==> flow/design.v <==
module HandwashSensor(
    input clk,
    input reset,
    input acceptLeftHandDistance,
    input [15:0] leftHandDistance,
    input acceptLeftHandGain,
    input [7:0] leftHandGain,
    input acceptRightHandDistance,
    input [15:0] rightHandDistance,
    input acceptRightHandGain,
    input [7:0] rightHandGain,
    output waterOn
);
reg [15:0] leftHandDistanceHeld;
 always@(posedge clk)  begin
     if(reset)
         leftHandDistanceHeld <= 0;
     else if(acceptLeftHandDistance)
         leftHandDistanceHeld <= leftHandDistance;
     else
         leftHandDistanceHeld <= leftHandDistanceHeld;
 end
reg [7:0] leftHandGainHeld;
 always@(posedge clk)  begin
     if(reset)
         leftHandGainHeld <= 0;
     else if(acceptLeftHandGain)
         leftHandGainHeld <= leftHandGain;
     else
         leftHandGainHeld <= leftHandGainHeld;
 end
reg [15:0] rightHandDistanceHeld;
 always@(posedge clk)  begin
     if(reset)
         rightHandDistanceHeld <= 0;
     else if(acceptRightHandDistance)
         rightHandDistanceHeld <= rightHandDistance;
     else
         rightHandDistanceHeld <= rightHandDistanceHeld;
 end
reg [7:0] rightHandGainHeld;
 always@(posedge clk)  begin
     if(reset)
         rightHandGainHeld <= 0;
     else if(acceptRightHandGain)
         rightHandGainHeld <= rightHandGain;
     else
         rightHandGainHeld <= rightHandGainHeld;
 end
wire [15:0] leftHand;
 wire [23:0] leftHandDistanceHeld_Mult_leftHandGainHeld;
 DSP48_AxB dsp_leftHandDistanceHeld_Mult_leftHandGainHeld(
     .CLK(clk),
     .A({ {9{1'b0}}, leftHandDistanceHeld}),
     .B({ {10{1'b0}}, leftHandGainHeld}),
     .P(leftHandDistanceHeld_Mult_leftHandGainHeld)
 );
 reg [16:0] leftHandDistanceHeld_Mult_leftHandGainHeld_ShiftR_7;
 always@(posedge clk) begin
     if(reset)
         leftHandDistanceHeld_Mult_leftHandGainHeld_ShiftR_7 <= 0;
     else
         leftHandDistanceHeld_Mult_leftHandGainHeld_ShiftR_7 <= leftHandDistanceHeld_Mult_leftHandGainHeld >> 7;
 end
 assign leftHand = leftHandDistanceHeld_Mult_leftHandGainHeld_ShiftR_7;
wire [15:0] rightHand;
 wire [23:0] rightHandDistanceHeld_Mult_rightHandGainHeld;
 DSP48_AxB dsp_rightHandDistanceHeld_Mult_rightHandGainHeld(
     .CLK(clk),
     .A({ {9{1'b0}}, rightHandDistanceHeld}),
     .B({ {10{1'b0}}, rightHandGainHeld}),
     .P(rightHandDistanceHeld_Mult_rightHandGainHeld)
 );
 reg [16:0] rightHandDistanceHeld_Mult_rightHandGainHeld_ShiftR_7;
 always@(posedge clk) begin
     if(reset)
         rightHandDistanceHeld_Mult_rightHandGainHeld_ShiftR_7 <= 0;
     else
         rightHandDistanceHeld_Mult_rightHandGainHeld_ShiftR_7 <= rightHandDistanceHeld_Mult_rightHandGainHeld >> 7;
 end
 assign rightHand = rightHandDistanceHeld_Mult_rightHandGainHeld_ShiftR_7;
parameter threshold = 1500;
assign waterOn = leftHand != 0 && rightHand != 0 && (leftHand < threshold || rightHand < threshold);
endmodule
module DSP48_AxB
   (CLK,
    A,
    B,
    P);
  input CLK;
  input [24:0]A;
  input [17:0]B;
  output [42:0]P;
assign P = A*B;
endmodule
---- Step by step through the tools: HandwashSensor ----
Tool output for the design above, in the order of the flow.
Line numbers count from 1 in the design file above.
Operators carry their Yosys type and port widths (W data, S select, Z words).
Cell names lack the library's common part.
A cell with n/a has no value.
inputs
  top module .............................. HandwashSensor
  clock port .............................. clk
  cell library ............................ sky130hd
  timing corner ........................... tt_025C_1v80

---- After elaboration ----
Yosys after proc, flatten, opt, wreduce and memory -nomap, before mapping. Enables and synchronous resets that opt folds into registers are not counted as muxes. Memory bits, and registers merged into a memory's read port (data or address), are not among the register bits. Print and check cells are not counted. Equal cells are merged and count once.
cells by class
  $mul .................................... 2
  magnitude comparators ................... 2
  reduce/logical cells .................... 5
operators by type and width
  cell                    count
  $mul A16 B8 Y23         2
  $lt A16 B11 Y1 const B  2
  $reduce_bool A16 Y1     2
  $logic_and A1 B1 Y1     2
  $logic_or A1 B1 Y1      1
storage and ports
  register bits ........................... 80
  input port bits ......................... 54
  output and inout port bits .............. 1

---- Longest topological paths ----
Longest topological path by Yosys (ltp), each cell counted once; first at word level (registers and memories cut), then after technology mapping (sequential cells cut; the memories' decode and read muxes count).
logic depth
  depth after elaboration ................. 3
  ABC_AREA ................................ 0
  depth in mapped cells ................... 19
  mapped depth without buffers ............ 17

---- Netlist ----
Source: synth_stat.txt of the flow (Yosys; design flattened, memories mapped). It holds for the ABC_AREA given above (unset counts as 0); a run with the other value may have another netlist.
cell types
  type      count  area in all (um^2)
  fa_1      164    3.28E+03
  dfxtp_1   80     1.6E+03
  and2_1    169    1.06E+03
  ha_1      78     975.936
  inv_1     189    709.43
  mux2i_1   48     480.461
  nand2_1   105    394.128
  nor2_1    93     349.085
  xnor2_1   19     166.41
  a21oi_1   30     150.144
  clkbuf_1  31     116.362
  xor2_1    12     105.101
  o21ai_0   18     90.086
  a21o_1    9      67.565
  nand3_1   9      45.043
  o21bai_1  6      45.043
  nor2b_1   7      43.792
  and3_1    6      37.536
Other cell types: 35; their cells: 66.
synthesis totals
  cells in the netlist .................... 1139
  chip area (Yosys) ....................... 10239.8 um^2
  mapped flip-flops ....................... 80
  buffers ................................. 39
The figures by module come from a second, unflattened synthesis with its own total; it is not the netlist above.
unflattened totals
  cell total of the unflattened synthesis .. 3616
  area (unflattened synthesis) ............ 31497.7 um^2
Each row is one instance without its submodules.
by module
  module          instances  cells  area (um^2)  sequential area (um^2)
  DSP48_AxB       2          1684   14406.3      0.0
  HandwashSensor  1          248    2685.1       1601.5

---- Path before layout ----
Path of least setup slack by OpenSTA after synthesis, without wires, with an ideal clock, recovery checks aside; 20% of the period is set as input and as output delay. Where synthesis merged equal registers, the netlist keeps one of their names.
path post-synthesis
  kind .................................... register to register
  start point ............................. reg leftHandGainHeld[2]
  end point ............................... reg leftHandDistanceHeld_Mult_leftHandGainHeld_ShiftR_7[14]
  period .................................. 7.0 ns
  library setup time ...................... 0.121 ns
  time at the first pin ................... 0.000 ns
  data arrival time ....................... 4.638 ns
  data required time ...................... 6.879 ns
  setup slack ............................. 2.242 ns
  path delay .............................. 4.759 ns
  driving pins on the path ................ 18
  synthesis period reached ................ 4.758 ns
"path delay" = arrival - input delay + setup time.
"driving pins on the path" counts driving pins, that of a launching flip-flop among them; a cell with two outputs on the path counts twice.
"synthesis period reached" is the clock period less the worst setup slack; recovery checks do not enter. This is arithmetic on one report: input and output delays are still those of the set period (20% each).
The rows between start and end are the longest chain of elaborated cells between them; the timing report does not say that the signal goes this way. Where chains are equally long, one stands for them.
A line is the first line of the expression or statement that the cell stems from. Yosys adds cells for indexed reads and writes and turns some case tables into memories.
A register here has more assigning lines than the two given.
between the ends, post-synthesis
  cells stage by stage .................... dfxtp_1 clkbuf_1 nand2_1 fa_1 fa_1 inv_1 fa_1 inv_1 fa_1 inv_1 ha_1 a21oi_1 o21ai_0 a221oi_4 o21bai_1 a41o_1 a21oi_1 mux2_2
  cells in the longest elaborated chain ... 1
RTL lines, path post-synthesis
  element          line  text
  start, declared  23    reg [7:0] leftHandGainHeld;
  start, assigned  28    leftHandGainHeld <= leftHandGain;
  start, assigned  30    leftHandGainHeld <= leftHandGainHeld;
  $mul A16 B8 Y23  94    assign P = A*B;
  end, assigned    61    leftHandDistanceHeld_Mult_leftHandGainHeld_ShiftR_7 <= 0;
  end, assigned    63    leftHandDistanceHeld_Mult_leftHandGainHeld_ShiftR_7 <= leftHandDistanceHeld_Mult_leftHandGainHeld >> 7;
  end, declared    58    reg [16:0] leftHandDistanceHeld_Mult_leftHandGainHeld_ShiftR_7;

---- Worst path after layout ----
From the final timing report of run 1: the path of least setup slack in the routed layout; clock arrival at registers is part of the times.
path post-layout
  kind .................................... register to register
  start point ............................. reg leftHandGainHeld[2]
  end point ............................... reg leftHandDistanceHeld_Mult_leftHandGainHeld_ShiftR_7[14]
  period .................................. 4.19 ns
  library setup time ...................... 0.11 ns
  time at the first pin ................... 0.36 ns
  data arrival time ....................... 4.69 ns
  data required time ...................... 4.44 ns
  setup slack ............................. -0.24 ns
  driving pins on the path ................ 17
The rows between start and end are the longest chain of elaborated cells between them; the timing report does not say that the signal goes this way. Where chains are equally long, one stands for them.
A register here has more assigning lines than the two given.
between the ends, post-layout
  cells stage by stage .................... dfxtp_4 buf_6 and2_4 fa_1 fa_1 fa_1 inv_1 fa_1 inv_2 ha_4 and3_4 and3_4 a221oi_4 o21bai_2 a41o_1 a21oi_2 mux2_4
  cells in the longest elaborated chain ... 1
RTL lines, path post-layout
  element          line  text
  start, declared  23    reg [7:0] leftHandGainHeld;
  start, assigned  28    leftHandGainHeld <= leftHandGain;
  start, assigned  30    leftHandGainHeld <= leftHandGainHeld;
  $mul A16 B8 Y23  94    assign P = A*B;
  end, assigned    61    leftHandDistanceHeld_Mult_leftHandGainHeld_ShiftR_7 <= 0;
  end, assigned    63    leftHandDistanceHeld_Mult_leftHandGainHeld_ShiftR_7 <= leftHandDistanceHeld_Mult_leftHandGainHeld >> 7;
  end, declared    58    reg [16:0] leftHandDistanceHeld_Mult_leftHandGainHeld_ShiftR_7;

Appendix: measured runs

Design HandwashSensor on sky130hd. What follows are 2 stored runs of the flow, each under its own settings; their order means nothing. The constraints put input and output delay at 20% of the set period each and load the outputs with 0.01 pF.
"achieved clock period (ns)": clock period set for the run, less the worst setup slack. It is reckoned from that one timing run; input and output delays stay at 20% of the period that was set.
"worst setup path time (ns)" = time allowed to the worst setup path (clock period - input delay - output delay, where it has them) - its slack; a late launch clock adds to it, a late capture clock takes from it.
By "finish__power__total" is meant OpenSTA's value without simulated activity: inputs other than the clock are taken to toggle once in ten clock periods, and the tool carries that through the logic.

Flow files of run 1
==> flow/run.sh <==
#!/bin/bash
# the make line also repeats the synthesis and layout settings of config.mk as NAME=value (left out here)
make -C /OpenROAD-flow-scripts/flow DESIGN_CONFIG=/design/flow/config.mk WORK_HOME=/design/flow/orfs CLKGATE_MAP_FILE= finish
==> flow/config.mk <==
export PLATFORM = sky130hd
export DESIGN_NAME = HandwashSensor
export DESIGN_NICKNAME = HandwashSensor
export VERILOG_FILES = /design/flow/design.v
export SDC_FILE = /design/flow/constraint.sdc
export NUM_CORES = 4
export LEC_CHECK = 0
export CAP_MARGIN = 20
export CORE_MARGIN = 2
export CORE_UTILIZATION = 40
export SLEW_MARGIN = 20
==> flow/constraint.sdc <==
create_clock -name core_clock -period 4.19 [get_ports {clk}]
set_input_delay 0.8380 -clock core_clock [delete_from_list [all_inputs] [get_ports {clk}]]
set_output_delay 0.8380 -clock core_clock [all_outputs]
set_load 0.01 [all_outputs]

report of run 1
yosys chip area after synthesis (um^2): 10239.8
finish__design__die__area: 26896.0
finish__design__instance__area__stdcell: 13601.8
finish__design__instance__utilization: 0.5401
finish__timing__setup__ws: -0.245
finish__timing__setup__tns: -1.863
finish__timing__hold__ws: 0.563
finish__power__total: 2.671e-03
achieved clock period (ns): 4.435
worst setup path time (ns): 4.43
worst setup path kind: register to register

Flow files of run 2
==> flow/run.sh <==
#!/bin/bash
# the make line also repeats the synthesis and layout settings of config.mk as NAME=value (left out here)
make -C /OpenROAD-flow-scripts/flow DESIGN_CONFIG=/design/flow/config.mk WORK_HOME=/design/flow/orfs CLKGATE_MAP_FILE= finish
==> flow/config.mk <==
export PLATFORM = sky130hd
export DESIGN_NAME = HandwashSensor
export DESIGN_NICKNAME = HandwashSensor
export VERILOG_FILES = /design/flow/design.v
export SDC_FILE = /design/flow/constraint.sdc
export NUM_CORES = 4
export LEC_CHECK = 0
export CAP_MARGIN = 40
export CORE_ASPECT_RATIO = 1.85
export CORE_MARGIN = 10
export CORE_UTILIZATION = 41
export CTS_CLUSTER_DIAMETER = 73
export GPL_ROUTABILITY_DRIVEN = 0
export GPL_TIMING_DRIVEN = 0
export HOLD_SLACK_MARGIN = 0.29
export MIN_ROUTING_LAYER = met1
export PLACE_DENSITY = 0.53
export SETUP_SLACK_MARGIN = 1.5
export SLEW_MARGIN = 0
==> flow/constraint.sdc <==
create_clock -name core_clock -period 7.0 [get_ports {clk}]
set_input_delay 1.4000 -clock core_clock [delete_from_list [all_inputs] [get_ports {clk}]]
set_output_delay 1.4000 -clock core_clock [all_outputs]
set_load 0.01 [all_outputs]

report of run 2
yosys chip area after synthesis (um^2): 10239.8
finish__design__die__area: 31997.8
finish__design__instance__area__stdcell: 11552.3
finish__design__instance__utilization: 0.4697
finish__timing__setup__ws: 1.710
finish__timing__setup__tns: 0.000
finish__timing__hold__ws: 0.598
finish__power__total: 1.487e-03
achieved clock period (ns): 5.290
worst setup path time (ns): 5.29
worst setup path kind: register to register
